==> flow/design.v <==
module design_5 #(parameter width = 8, parameter cwidth =4)(
  input [width-1:0] OPA, OPB,
  input CLK, RST, CE, MODE, CIN,
  input [1:0] INP_VALID,
  input [cwidth-1:0] CMD,
  output reg [2*width:0] RES,
  output reg OFLOW,
  output reg COUT,
  output reg G,
  output reg L,
  output reg E,
  output reg ERR
);
reg [2*width:0] temp;
reg [2*width:0] next_RES;
reg next_COUT, next_OFLOW, next_G, next_L, next_E, next_ERR;
localparam CMD_ADD = 4'b0000;
localparam CMD_SUB = 4'b0001;
localparam CMD_ADD_CIN = 4'b0010;
localparam CMD_SUB_CIN = 4'b0011;
localparam CMD_EGL = 4'b1000;
localparam CMD_INC_MUL = 4'b1001;
localparam CMD_SHIFT_MUL = 4'b1010;
localparam CMD_SI_UNSI_ADD = 4'b1011;
localparam CMD_SI_UNSI_SUB = 4'b1100;
localparam CMD_INC_A = 4'b0100;
localparam CMD_DEC_A = 4'b0101;
localparam CMD_INC_B = 4'b0110;
localparam CMD_DEC_B = 4'b0111;
localparam CMD_AND = 4'b0000;
localparam CMD_NAND = 4'b0001;
localparam CMD_OR = 4'b0010;
localparam CMD_NOR = 4'b0011;
localparam CMD_XOR = 4'b0100;
localparam CMD_XNOR = 4'b0101;
localparam CMD_ROL_A_B = 4'b1100;
localparam CMD_ROR_A_B = 4'b1101;
localparam CMD_NOT_A = 4'b0110;
localparam CMD_SHR1_A = 4'b1000;
localparam CMD_SHLI_A = 4'b1001;
localparam CMD_NOT_B = 4'b0111;
localparam CMD_SHR1_B = 4'b1010;
localparam CMD_SHL1_B = 4'b1011;
wire [2:0] amount;
assign amount = OPB[2:0];
always@(posedge CLK or posedge RST)
begin
    if(RST)begin
        next_RES <= 'b0;
        next_COUT <= 1'b0;
        next_OFLOW <= 1'b0;
        next_G <= 1'b0;
        next_E <= 1'b0;
        next_L <= 1'b0;
        next_ERR <= 1'b0;
    end
    else if(CE)
    begin
        if(INP_VALID == 2'b00)
        begin
            next_RES <= 'b0;
            next_COUT <= 1'b0;
            next_OFLOW <= 1'b0;
            next_G <= 1'b0;
            next_E <= 1'b0;
            next_L <= 1'b0;
            next_ERR <= 1'b0;
        end
        else if(INP_VALID ==2'b11)
        begin
            next_RES <= 'b0;
            next_COUT <= 1'b0;
            next_OFLOW <= 1'b0;
            next_G <= 1'b0;
            next_E <= 1'b0;
            next_L <= 1'b0;
            next_ERR <= 1'b0;
            if(MODE)begin
                case(CMD)
                    CMD_ADD:
                    begin
                        temp = OPA + OPB;
                        next_RES <= temp;
                        next_COUT <= temp[width];
                    end
                    CMD_SUB:
                    begin
                        next_OFLOW <= (OPA<OPB)?1'b1:1'b0;
                        next_RES <= OPA-OPB;
                    end
                    CMD_ADD_CIN:
                    begin
                        temp = OPA + OPB + CIN;
                        next_RES <= temp;
                        next_COUT <= temp[width];
                    end
                    CMD_SUB_CIN:
                    begin
                        next_OFLOW <= (OPA<OPB)?1'b1:1'b0;
                        next_RES <= OPA-OPB-CIN;
                    end
                    CMD_EGL:
                    begin
                        next_RES <= 'b0;
                        if(OPA==OPB)
                        begin
                            next_E <= 1'b1;
                            next_G <= 1'b0;
                            next_L <= 1'b0;
                        end
                        else if(OPA>OPB)
                        begin
                            next_E <= 1'b0;
                            next_G <= 1'b1;
                            next_L <= 1'b0;
                        end
                        else
                        begin
                            next_E <= 1'b0;
                            next_G <= 1'b0;
                            next_L <= 1'b1;
                        end
                    end
                    CMD_INC_MUL:
                    begin
                        temp = (OPA+1) * (OPB+1);
                        next_RES <= temp;
                        next_COUT <= temp[2*width];
                    end
                    CMD_SHIFT_MUL:
                    begin
                        temp =(OPA<<1)*OPB;
                        next_RES <= temp;
                        next_COUT <= temp[2*width];
                    end
                    CMD_SI_UNSI_ADD:
                    begin
                        temp = $signed(OPA) + $signed(OPB);
                        next_RES <= temp;
                        next_COUT <= temp[width];
                        next_OFLOW <= ((OPA[width-1] == OPB[width-1]) && (temp[width-1] != OPA[width-1])) ? 1'b1 : 1'b0;
                        if($signed(OPA)==$signed(OPB))
                        begin
                            next_E <= 1'b1;
                            next_G <= 1'b0;
                            next_L <= 1'b0;
                        end
                        else if($signed(OPA)>$signed(OPB))
                        begin
                            next_E <= 1'b0;
                            next_G <= 1'b1;
                            next_L <= 1'b0;
                        end
                        else
                        begin
                            next_E <= 1'b0;
                            next_G <= 1'b0;
                            next_L <= 1'b1;
                        end
                    end
                    CMD_SI_UNSI_SUB:
                    begin
                        temp = $signed(OPA) - $signed(OPB);
                        next_RES<= temp;
                        next_COUT <= temp[width];
                       next_OFLOW <= ((OPA[width-1] != OPB[width-1]) && (temp[width-1] != OPA[width-1])) ? 1'b1 : 1'b0;
                        if($signed(OPA) == $signed(OPB))
                        begin
                            next_E <= 1'b1;
                            next_G <= 1'b0;
                            next_L <= 1'b0;
                        end
                        else if($signed(OPA) > $signed(OPB))
                        begin
                            next_E <= 1'b0;
                            next_G <= 1'b1;
                            next_L <= 1'b0;
                        end
                        else
                        begin
                            next_E <= 1'b0;
                            next_G <= 1'b0;
                            next_L <= 1'b1;
                        end
                    end
                    default:
                    begin
                        next_RES <= 'b0;
                        next_COUT <= 1'b0;
                        next_OFLOW <= 1'b0;
                        next_G <= 1'b0;
                        next_E <= 1'b0;
                        next_L <= 1'b0;
                        next_ERR <= 1'b0;
                    end
                endcase
            end
            else begin
                case(CMD)
                    CMD_AND:next_RES <= {{width*2-(width-1){1'b0}},OPA&OPB};
                    CMD_NAND:next_RES <= {{width*2-(width-1){1'b0}},~(OPA&OPB)};
                    CMD_OR:next_RES <= {{width*2-(width-1){1'b0}},OPA|OPB};
                    CMD_NOR:next_RES <= {{width*2-(width-1){1'b0}},~(OPA|OPB)};
                    CMD_XOR:next_RES <= {{width*2-(width-1){1'b0}},OPA^OPB};
                    CMD_XNOR:next_RES <= {{width*2-(width-1){1'b0}},~(OPA^OPB)};
                    CMD_ROL_A_B:
                    begin
                        if (amount == 0)
                            next_RES <= {{width*2-(width-1){1'b0}}, OPA};
                        else
                            next_RES <= {{width*2-(width){1'b0}}, (OPA << amount) | (OPA >> (width - amount))};
                        next_ERR <= (width > 3 && |OPB[width-1:3]) ? 1'b1 : 1'b0;
                    end
                    CMD_ROR_A_B:
                    begin
                        if (amount == 0)
                            next_RES <= {{width*2-(width-1){1'b0}}, OPA};
                        else
                            next_RES <= {{width*2-(width-1){1'b0}}, (OPA >> amount) | (OPA << (width - amount))};
                        next_ERR <= (width > 3 && |OPB[width-1:3]) ? 1'b1 : 1'b0;
                    end
                    default:
                    begin
                        next_RES <='b0;
                        next_COUT <= 1'b0;
                        next_OFLOW <= 1'b0;
                        next_G <= 1'b0;
                        next_E <= 1'b0;
                        next_L <= 1'b0;
                        next_ERR <= 1'b0;
                    end
                endcase
            end
        end
        else if(INP_VALID == 2'b01)
        begin
            next_RES <=  'b0;
            next_COUT <= 1'b0;
            next_OFLOW <= 1'b0;
            next_G <= 1'b0;
            next_E <= 1'b0;
            next_L <= 1'b0;
            next_ERR <= 1'b0;
            if(MODE)begin
                case(CMD)
                    CMD_INC_A:next_RES <= OPA+1;
                    CMD_DEC_A:next_RES <= OPA-1;
                    default:
                    begin
                        next_RES <= 'b0;
                        next_COUT <= 1'b0;
                        next_OFLOW <= 1'b0;
                        next_G <= 1'b0;
                        next_E <= 1'b0;
                        next_L <= 1'b0;
                        next_ERR <= 1'b0;
                    end
                endcase
            end
            else begin
                case(CMD)
                    CMD_NOT_A:next_RES <= {{width*2-(width-1){1'b0}},~OPA};
                    CMD_SHR1_A:next_RES <= {{width*2-(width-1){1'b0}},OPA>>1};
                    CMD_SHLI_A:next_RES <= {{width*2-(width-1){1'b0}},OPA<<1};
                    default:
                    begin
                        next_RES <= 'b0;
                        next_COUT <= 1'b0;
                        next_OFLOW <= 1'b0;
                        next_G <= 1'b0;
                        next_E <= 1'b0;
                        next_L <= 1'b0;
                        next_ERR <= 1'b0;
                    end
                endcase
            end
        end
        else if(INP_VALID == 2'b10)
            begin
                next_RES <= 'b0;
                next_COUT <= 1'b0;
                next_OFLOW <= 1'b0;
                next_G <= 1'b0;
                next_E <= 1'b0;
                next_L <= 1'b0;
                next_ERR <= 1'b0;
                if(MODE) begin
                    case(CMD)
                        CMD_INC_B: next_RES <= OPB + 1;
                        CMD_DEC_B: next_RES <= OPB - 1;
                        default:
                        begin
                            next_RES <= 'b0;
                            next_COUT <= 1'b0;
                            next_OFLOW <= 1'b0;
                            next_G <= 1'b0;
                            next_E <= 1'b0;
                            next_L <= 1'b0;
                            next_ERR <= 1'b0;
                        end
                    endcase
                end
                else begin
                    case(CMD)
                        CMD_NOT_B:next_RES <= {{width*2-(width-1){1'b0}},~OPB};
                        CMD_SHR1_B:next_RES <= {{width*2-(width-1){1'b0}},OPB>>1};
                        CMD_SHL1_B:next_RES <= {{width*2-(width-1){1'b0}},OPB<<1};
                        default:
                        begin
                            next_RES <= 'b0;
                            next_COUT <= 1'b0;
                            next_OFLOW <= 1'b0;
                            next_G <= 1'b0;
                            next_E <= 1'b0;
                            next_L <= 1'b0;
                            next_ERR <= 1'b0;
                        end
                    endcase
                end
        end
    end
end
always @(posedge CLK or posedge RST) begin
    if(RST) begin
        RES <= 'b0;
        COUT <= 1'b0;
        OFLOW <= 1'b0;
        G <= 1'b0;
        E <= 1'b0;
        L <= 1'b0;
        ERR <= 1'b0;
    end else if (CE) begin
        RES <= next_RES;
        COUT <= next_COUT;
        OFLOW <= next_OFLOW;
        G <= next_G;
        L <= next_L;
        E <= next_E;
        ERR <= next_ERR;
    end
end
endmodule
[Step by step through the tools: design_5]
Tool output for the design above, in the order of the flow.
Lines are those of the file above, counted from 1.
Cell names lack the library's common part.
The mark - stands for no value.
Design
  top module: design_5
  clock port: CLK
  cell library: sky130hd
  library corner: tt_025C_1v80

[After elaboration]
Source: Yosys, flattened and elaborated, memories not mapped. Widths are those after wreduce. Registers that Yosys merges into a memory's read port (data or address) are not register bits. Print and check cells do not count.
Storage and ports
  flip-flop bits (word level): 46
  input port bits: 27
  output and inout port bits: 23
  elaborated cells: 132
Cells by class
  add/subtract/negate cells: 11
  multipliers: 2
  order comparisons: 3
  equality and inequality tests: 22
  shifts and indexed selects: 4
  mux-type cells: 55
  bitwise gates (word level): 10
  reduce/logical cells: 11
Operators by type and width (count)
  multiplier 32 x 32 -> 17 bit: 1
  parallel mux 17 bit (select 8 bit): 2
  multiplier 8 x 8 -> 16 bit: 1
  two-way mux 17 bit: 7
  parallel mux 17 bit (select 2 bit): 2
  parallel mux 8 bit (select 3 bit): 2
  inverter 8 bit: 5
  two-way mux 1 bit: 35
  << shifter 8 x 32 -> 8 bit: 1
  >> shifter 8 x 32 -> 8 bit: 1
  equality test 4 bit (second input constant): 6
  bitwise OR 8 bit: 3
  adder 8 x 1 -> 9 bit (second input constant): 2
  subtractor 8 x 1 -> 9 bit (second input constant): 2
  adder 8 x 8 -> 9 bit: 2
  subtractor 8 x 8 -> 9 bit: 2
  subtractor 17 x 1 -> 17 bit: 1
  equality test 4 x 3 -> 1 bit (second input constant): 4
  > comparator 8 bit: 2
  equality test 8 bit: 2
  two-way mux 8 bit: 2
  adder 9 x 1 -> 10 bit: 1
  equality test 4 x 2 -> 1 bit (second input constant): 2
  << shifter 8 x 3 -> 8 bit: 1
  >> shifter 8 x 3 -> 8 bit: 1
  less-than comparator 8 bit: 1
  AND 8 bit: 1
  XOR 8 bit: 1
Other operator kinds: 17; their cells: 25.

[Logic depth]
Depth = most cells in a row (Yosys ltp): at word level without a register or memory, in the mapped netlist without a sequential cell, where the memories' decode and read muxes count.
Depth
  word-level depth: 8
  ABC_AREA: 0
  depth in mapped cells: 25
  mapped depth without buffers: 22

[Synthesis result]
The flow's flattened synthesis, as Yosys stat reports it; memories are mapped. The netlist is that of the ABC_AREA named above (0 if unset); the other value can give another one.
The area totals of this step are shown rounded.
Mapped netlist
  standard cells after synthesis: 1401
  mapped area: 11300 um^2
  area of sequential cells: 1150 um^2
  flip-flop cells: 46
  buffer cells: 80
Cells by type
  fa_1: count 87, total area 1741.67 um^2
  ha_1: count 111, total area 1.39E+03 um^2
  dfrtp_1: count 46, total area 1.15E+03 um^2
  inv_1: count 158, total area 593.069 um^2
  nor2_1: count 148, total area 555.533 um^2
  xnor2_1: count 52, total area 455.437 um^2
  nand2_1: count 108, total area 405.389 um^2
  a21oi_1: count 68, total area 340.326 um^2
  mux2_2: count 26, total area 292.781 um^2
  o21ai_0: count 56, total area 280.269 um^2
  xor2_1: count 28, total area 245.235 um^2
  a221oi_1: count 20, total area 175.168 um^2
  nand3_1: count 34, total area 170.163 um^2
  mux2i_1: count 16, total area 160.154 um^2
  mux4_2: count 7, total area 157.651 um^2
  o211ai_1: count 19, total area 142.637 um^2
  a22oi_1: count 17, total area 127.622 um^2
  nor3_1: count 25, total area 125.12 um^2
Not listed: further types 86, cells in them 375.

[Path before layout]
Path of least setup slack by OpenSTA after synthesis, without wires, with an ideal clock, recovery checks aside; 20% of the period is set as input and as output delay. Where synthesis merged equal registers, the netlist keeps one of their names.
Timing post-synthesis
  kind: input-to-reg
  from: input OPB[0]
  to: register next_RES[15]
  period: 8000 ps
  input delay: 1600 ps
  library setup time: 123 ps
  time at the first pin: 1600 ps
  data arrival time: 6869 ps
  required time: 7877 ps
  setup slack: 1008 ps
  delay of the path: 5392 ps
  driving pins on the path: 24
  buffers on the path: 5
  period reached after synthesis: 6992 ps
"delay of the path" = arrival - input delay + setup time.
"driving pins on the path" counts driving pins, that of a launching flip-flop among them; a cell with two outputs on the path counts twice.
"period reached after synthesis" is the clock period less the worst setup slack; recovery checks do not enter. This is arithmetic on one report: input and output delays are still those of the set period (20% each).
The rows between start and end are the longest chain of elaborated cells between them; the timing report does not say that the signal goes this way. Where chains are equally long, one stands for them.
Each line given opens the expression or statement behind the cell; cells for indexed reads and writes are added by Yosys, which also makes memories of some case tables.
A register here has more assigning lines than the two given.
Between the ends, post-synthesis
  path through: buf_2 buf_4 inv_2 ha_1 clkbuf_1 buf_2 clkbuf_1 nand2b_1 fa_1 inv_1 fa_1 fa_1 inv_1 fa_1 inv_1 ha_1 or2_2 a21oi_1 nor3_1 nor3_1 nor3_1 xor2_1 a221oi_2 o21ai_2
  length of the longest elaborated chain: 7
  elaborated cells on any way between the ends: 16
  those cells by class: add/sub: 6; mul: 2; mux: 8
Ends and longest elaborated chain, post-synthesis
  from (decl): RTL line 2  | input [width-1:0] OPA, OPB,
  subtractor 8 x 1 -> 9 bit: RTL line 290  | CMD_DEC_B: next_RES <= OPB - 1;
  parallel mux 17 bit (select 2 bit): RTL line 288  | case(CMD)
  two-way mux 17 bit: RTL line 287  | if(MODE) begin
  two-way mux 17 bit: RTL line 278  | else if(INP_VALID == 2'b10)
  two-way mux 17 bit: RTL line 235  | else if(INP_VALID == 2'b01)
  two-way mux 17 bit: RTL line 69  | else if(INP_VALID ==2'b11)
  two-way mux 17 bit: RTL line 59  | if(INP_VALID == 2'b00)
  to (assign): RTL line 83  | next_RES <= temp;
  to (assign): RTL line 89  | next_RES <= OPA-OPB;
  to (decl): RTL line 15  | reg [2*width:0] next_RES;

[Worst path after layout]
Path of least setup slack in the final report of run 2 (OpenROAD, finished layout, wires in). Where an end is a register, its clock arrival counts in the times.
The path's times are printed in steps of 10 ps; the period is the one set.
Timing after layout
  kind: input-to-reg
  from: input OPB[1]
  to: register next_RES[15]
  period: 11600 ps
  input delay: 2320 ps
  library setup time: 110 ps
  time at the first pin: 2320 ps
  data arrival time: 9040 ps
  required time: 11780 ps
  setup slack: 2740 ps
  driving pins on the path: 23
  buffers on the path: 2
The rows between start and end are the longest chain of elaborated cells between them; the timing report does not say that the signal goes this way. Where chains are equally long, one stands for them.
A register here has more assigning lines than the two given.
Between the ends, after layout
  path through: clkdlybuf4s50_1 buf_4 ha_1 nand3_1 nor2_1 xnor2_1 nand2b_1 fa_1 fa_1 inv_1 fa_1 inv_1 fa_1 inv_1 ha_1 or2_2 a21oi_1 nor3_1 nor3_1 nor3_1 xor2_1 a221oi_2 o21ai_2
  length of the longest elaborated chain: 7
  elaborated cells on any way between the ends: 16
  those cells by class: add/sub: 6; mul: 2; mux: 8
Ends and longest elaborated chain, after layout
  from (decl): RTL line 2  | input [width-1:0] OPA, OPB,
  subtractor 8 x 1 -> 9 bit: RTL line 290  | CMD_DEC_B: next_RES <= OPB - 1;
  parallel mux 17 bit (select 2 bit): RTL line 288  | case(CMD)
  two-way mux 17 bit: RTL line 287  | if(MODE) begin
  two-way mux 17 bit: RTL line 278  | else if(INP_VALID == 2'b10)
  two-way mux 17 bit: RTL line 235  | else if(INP_VALID == 2'b01)
  two-way mux 17 bit: RTL line 69  | else if(INP_VALID ==2'b11)
  two-way mux 17 bit: RTL line 59  | if(INP_VALID == 2'b00)
  to (assign): RTL line 83  | next_RES <= temp;
  to (assign): RTL line 89  | next_RES <= OPA-OPB;
  to (decl): RTL line 15  | reg [2*width:0] next_RES;

Record of 3 stored runs of the RTL-to-layout flow on design_5, platform sky130hd. The runs are unordered. Constraints: input delay and output delay 20% of the set period each, output load 0.01 pF.
By "achieved clock period" is meant the clock period of the run minus its worst setup slack. This is arithmetic on one report: input and output delays are still those of the set period (20% each).
"power" is the tool's figure for a default switching activity; nothing was simulated.
Values from the reports are rounded here.

Run 1
==> flow/run.sh <==
#!/bin/bash
# the make line also repeats the synthesis and layout settings of config.mk as NAME=value (left out here)
make -C /OpenROAD-flow-scripts/flow DESIGN_CONFIG=/design/flow/config.mk WORK_HOME=/design/flow/orfs CLKGATE_MAP_FILE= finish
==> flow/config.mk <==
export PLATFORM = sky130hd
export DESIGN_NAME = design_5
export DESIGN_NICKNAME = design_5
export VERILOG_FILES = /design/flow/design.v
export SDC_FILE = /design/flow/constraint.sdc
export NUM_CORES = 4
export LEC_CHECK = 0
export CAP_MARGIN = 20
export CELL_PAD_IN_SITES_GLOBAL_PLACEMENT = 3
export CORE_ASPECT_RATIO = 0.62
export CORE_MARGIN = 10
export CORE_UTILIZATION = 45
export CTS_CLUSTER_DIAMETER = 92
export CTS_CLUSTER_SIZE = 75
export GPL_TIMING_DRIVEN = 0
export MIN_ROUTING_LAYER = met2
export PLACE_DENSITY_LB_ADDON = 0.07
export SLEW_MARGIN = 30
export TNS_END_PERCENT = 90
==> flow/constraint.sdc <==
create_clock -name core_clock -period 10.0 [get_ports {CLK}]
set_input_delay 2.0000 -clock core_clock [delete_from_list [all_inputs] [get_ports {CLK}]]
set_output_delay 2.0000 -clock core_clock [all_outputs]
set_load 0.01 [all_outputs]

==> results of run 1 <==
did not finish, placement stopped with FLW-0024

Run 2
==> flow/run.sh <==
#!/bin/bash
# the make line also repeats the synthesis and layout settings of config.mk as NAME=value (left out here)
make -C /OpenROAD-flow-scripts/flow DESIGN_CONFIG=/design/flow/config.mk WORK_HOME=/design/flow/orfs CLKGATE_MAP_FILE= finish
==> flow/config.mk <==
export PLATFORM = sky130hd
export DESIGN_NAME = design_5
export DESIGN_NICKNAME = design_5
export VERILOG_FILES = /design/flow/design.v
export SDC_FILE = /design/flow/constraint.sdc
export NUM_CORES = 4
export LEC_CHECK = 0
export CAP_MARGIN = 20
export CELL_PAD_IN_SITES_GLOBAL_PLACEMENT = 1
export CORE_ASPECT_RATIO = 0.77
export CORE_MARGIN = 2
export CORE_UTILIZATION = 45
export CTS_CLUSTER_SIZE = 54
export GPL_TIMING_DRIVEN = 1
export MAX_ROUTING_LAYER = met4
export SETUP_SLACK_MARGIN = -0.62
export SLEW_MARGIN = 20
==> flow/constraint.sdc <==
create_clock -name core_clock -period 11.6 [get_ports {CLK}]
set_input_delay 2.3200 -clock core_clock [delete_from_list [all_inputs] [get_ports {CLK}]]
set_output_delay 2.3200 -clock core_clock [all_outputs]
set_load 0.01 [all_outputs]

==> results of run 2 <==
chip area after synthesis (Yosys): 11,300 um^2
die area: 26,400 um^2
standard-cell area of the final layout: 12,200 um^2
utilization: 50.0%
worst setup slack after layout: 2,740 ps
worst hold slack: 501 ps
power: 0.00146 W
achieved clock period: 8,862 ps

Run 3
==> flow/run.sh <==
#!/bin/bash
# the make line also repeats the synthesis and layout settings of config.mk as NAME=value (left out here)
make -C /OpenROAD-flow-scripts/flow DESIGN_CONFIG=/design/flow/config.mk WORK_HOME=/design/flow/orfs CLKGATE_MAP_FILE= finish
==> flow/config.mk <==
export PLATFORM = sky130hd
export DESIGN_NAME = design_5
export DESIGN_NICKNAME = design_5
export VERILOG_FILES = /design/flow/design.v
export SDC_FILE = /design/flow/constraint.sdc
export NUM_CORES = 4
export LEC_CHECK = 0
export CAP_MARGIN = 10
export CELL_PAD_IN_SITES_DETAIL_PLACEMENT = 0
export CORE_ASPECT_RATIO = 0.64
export CORE_MARGIN = 2
export CORE_UTILIZATION = 34
export GPL_ROUTABILITY_DRIVEN = 0
export SETUP_SLACK_MARGIN = -0.19
export SLEW_MARGIN = 20
export TNS_END_PERCENT = 5
==> flow/constraint.sdc <==
create_clock -name core_clock -period 6.72 [get_ports {CLK}]
set_input_delay 1.3440 -clock core_clock [delete_from_list [all_inputs] [get_ports {CLK}]]
set_output_delay 1.3440 -clock core_clock [all_outputs]
set_load 0.01 [all_outputs]

==> results of run 3 <==
chip area after synthesis (Yosys): 11,300 um^2
die area: 34,700 um^2
standard-cell area of the final layout: 13,500 um^2
utilization: 41.1%
worst setup slack after layout: 59 ps
worst hold slack: 486 ps
power: 0.00278 W
achieved clock period: 6,661 ps
